==> flow/design.v <==
module solver (
    input clk,
    input reset,
    input insert,
    input advance,
    input [3:0] value,
    output [40:0] solution
);
(* mem2reg *)
reg [40:0] counts [9];
assign solution =
    counts[0] + counts[1] + counts[2]
    + counts[3] + counts[4] + counts[5]
    + counts[6] + counts[7] + counts[8];
always @(posedge clk) begin
    if (reset) begin
        for (integer i = 0; i < 9; i = i + 1) begin
            counts[i] <= 0;
        end
    end if (insert) begin
        counts[value] <= counts[value] + 1;
    end if (advance) begin
        for (integer i = 1; i < 7; i = i + 1) begin
            counts[i - 1] <= counts[i];
        end
        counts[6] <= counts[7] + counts[0];
        counts[7] <= counts[8];
        counts[8] <= counts[0];
    end
end
endmodule
# Reports on solver
# Tool output for the design above, in the order of the flow.
# Line numbers count from 1 in the design file above.
# Operators carry their Yosys type and port widths (W data, S select, Z words).
# Cell names lack the library's common part.
# A cell with - has no value.
# setup
design	solver
clk_port	clk
cell_library	sky130hd
lib_corner	tt_025C_1v80

# Word level
# Counts by Yosys on the flattened word-level netlist (proc, flatten, opt, wreduce). Print and check cells are left out. Cells with the same type and inputs are merged into one.
# bits
ff_bits	369
input_bits	8
output_inout_bits	41
elab_cells	66
# classes
n_addsub	10
eq_ne	8
muxes	38
reduce_and_logical	1
# op_table
cell	n
$mux W41	37
$add A41 B41 Y41	9
$pmux W41 S9	1
$add A41 B1 Y41 const B	1
$eq A4 B3 Y1 const B	4
$eq A4 B2 Y1 const B	2
$eq A4 B1 Y1 const B	1
$eq A4 B4 Y1 const B	1
$logic_not A4 Y1	1

# Depth
# Yosys ltp: most cells in a row. Word level: on the elaborated netlist, between registers, memories and ports. Mapped: between sequential cells and ports; inverters and the memories' decode and read muxes count.
# depth
word_depth	8
abc_area	1
mapped_depth	22
mapped_depth_nobuf	22

# Netlist
# Source: synth_stat.txt of the flow (Yosys; design flattened, memories mapped). It holds for the ABC_AREA given above (unset counts as 0); a run with the other value may have another netlist.
# The area totals of this step are shown rounded.
# synth_totals
cells	4982
area_mm2	0.033
sequential_area_mm2	0.0074
flip_flops	369
# types
cell_type	n	area_total_um2
dfxtp_1	369	7.39E+03
nand2_1	1522	5.71E+03
fa_1	277	5.55E+03
inv_1	618	2.32E+03
a21oi_1	366	1.83E+03
o21ai_0	358	1.79E+03
nand3_1	303	1.52E+03
nor2_1	384	1.44E+03
ha_1	82	1.03E+03
clkbuf_1	197	739.459
o21ai_1	125	625.6
o211ai_1	45	337.824
xor2_1	37	324.061
xnor2_1	35	306.544
o22ai_1	35	218.96
nand2_2	24	150.144
buf_2	22	110.106
nand3b_1	14	105.101
# Other cell types: 37; their cells: 169.

# Path before layout
# Source: OpenSTA report_checks on the synthesized netlist (no wires, ideal clock, input and output delay 20% of the period each), path of least setup slack; recovery checks are left aside. Register names are those of the netlist, which keeps one name where synthesis merged equal registers.
# synth_timing
kind	flip-flop to output port
from	reg counts[0][8]
to	out solution[33]
period_ns	9.0
output_delay_ns	1.800
arrival_time_ns	4.230
setup_slack_ns	2.970
delay_ns	4.230
stages	20
synth_period_reached_ns	6.03
# "delay_ns" = arrival - input delay + setup time.
# At an output port there is no setup time.
# "stages" counts driving pins, that of a launching flip-flop among them; a cell with two outputs on the path counts twice.
# "synth_period_reached_ns" = period - worst setup slack (recovery checks aside). The figure is calculated, with input and output delays left at 20% of the set period.
# Between the ends stands the longest chain of elaborated cells between them, by number of cells; it is not shown to be the way that was timed. Of several equally long chains one is given.
# A line is the first line of the expression or statement that the cell stems from. Yosys adds cells for indexed reads and writes and turns some case tables into memories.
# A register here has more assigning lines than the two given.
# synth_between
path_cell_list	dfxtp_1 inv_1 fa_1 inv_1 fa_1 fa_1 inv_1 fa_1 inv_1 ha_1 nand2_1 o21ai_0 a21oi_1 o21ai_0 nand2_1 o21ai_0 a21oi_1 o21ai_0 nand2_1 nand2_1
elab_chain_len	8
cells_between	8
cone_lines	1
cone_classes	add/sub (8)
# synth_rtl
element	line	rtl
from (decl)	10	reg [40:0] counts [9];
from (assign)	21	counts[value] <= counts[value] + 1;
from (assign)	24	counts[i - 1] <= counts[i];
$add A41 B41 Y41 x8	12	counts[0] + counts[1] + counts[2]
to (decl)	7	output [40:0] solution

# Timing after layout
# Path of least setup slack in the final report of flow run D (OpenROAD, finished layout, wires in). Where an end is a register, its clock arrival counts in the times.
# layout_timing
kind	flip-flop to output port
from	reg counts[0][3]
to	out solution[33]
period_ns	10.5
output_delay_ns	2.10
arrival_time_ns	7.09
setup_slack_ns	1.31
stages	21
# Between the ends stands the longest chain of elaborated cells between them, by number of cells; it is not shown to be the way that was timed. Of several equally long chains one is given.
# A register here has more assigning lines than the two given.
# layout_between
path_cell_list	dfxtp_1 inv_1 fa_1 inv_1 fa_1 fa_1 inv_1 fa_1 inv_1 ha_1 a21oi_1 nand2_1 a21oi_1 o21ai_0 nand2_1 o21ai_0 a21oi_1 o21ai_0 nand2_1 nand2_1 clkdlybuf4s50_1
elab_chain_len	8
cells_between	8
cone_lines	1
cone_classes	add/sub (8)
# layout_rtl
element	line	rtl
from (decl)	10	reg [40:0] counts [9];
from (assign)	21	counts[value] <= counts[value] + 1;
from (assign)	24	counts[i - 1] <= counts[i];
$add A41 B41 Y41 x8	12	counts[0] + counts[1] + counts[2]
to (decl)	7	output [40:0] solution

# solver through Yosys and OpenROAD on sky130hd: 4 stored runs, unordered, with their settings and measured results. The constraints put input and output delay at 20% of the set period each and load the outputs with 0.01 pF.
# "worstPathTime_ns" means the part of the period allowed to the worst setup path (the constraints hold back 20% at inputs and 20% at outputs) less its slack; where the path has registers, the arrival times of their clocks count too.
# "power_uw" rests on the timing tool's default activity at the inputs, not on a simulated workload.
# The results are shown rounded.
# A setting shown as - is not set for that run.
# Results: - = not shown.
setting or result,flow run A,flow run B,flow run C,flow run D
ABC_AREA,0,-,-,1
CELL_PAD_IN_SITES_GLOBAL_PLACEMENT,1,-,2,1
CORE_ASPECT_RATIO,0.53,0.63,1.1,1.31
CORE_MARGIN,8,10,2,9
CORE_UTILIZATION,49,50,63,32
CTS_CLUSTER_SIZE,98,86,-,87
GPL_ROUTABILITY_DRIVEN,1,-,-,1
MIN_ROUTING_LAYER,met2,met2,met1,met2
PLACE_DENSITY_LB_ADDON,0.18,0.12,0.27,0.08
SETUP_SLACK_MARGIN,2.88,-,0.1,-
TNS_END_PERCENT,20,-,100,40
period_ns,10.7,12.0,5.22,10.5
CAP_MARGIN,20,20,20,10
SLEW_MARGIN,20,20,35,10
CTS_CLUSTER_DIAMETER,-,263,330,102
GPL_TIMING_DRIVEN,-,1,-,1
MAX_ROUTING_LAYER,-,met4,met4,met4
CELL_PAD_IN_SITES_DETAIL_PLACEMENT,-,-,-,1
die_footprint_mm2,-,-,-,0.11
power_uw,-,-,-,6000
synthesis_area_mm2,-,-,-,0.033
fin_util_pct,-,-,-,35
worstPathTime_ns,-,-,-,7.09
worst_path_kind,-,-,-,flip-flop to output port
fin_ws_ns,-,-,-,1.3
# Flow run A: unfinished; error GRT-0116 in routing
# Flow run B: unfinished; error GRT-0116 in routing
# Flow run C: unfinished; error FLW-0024 in placement
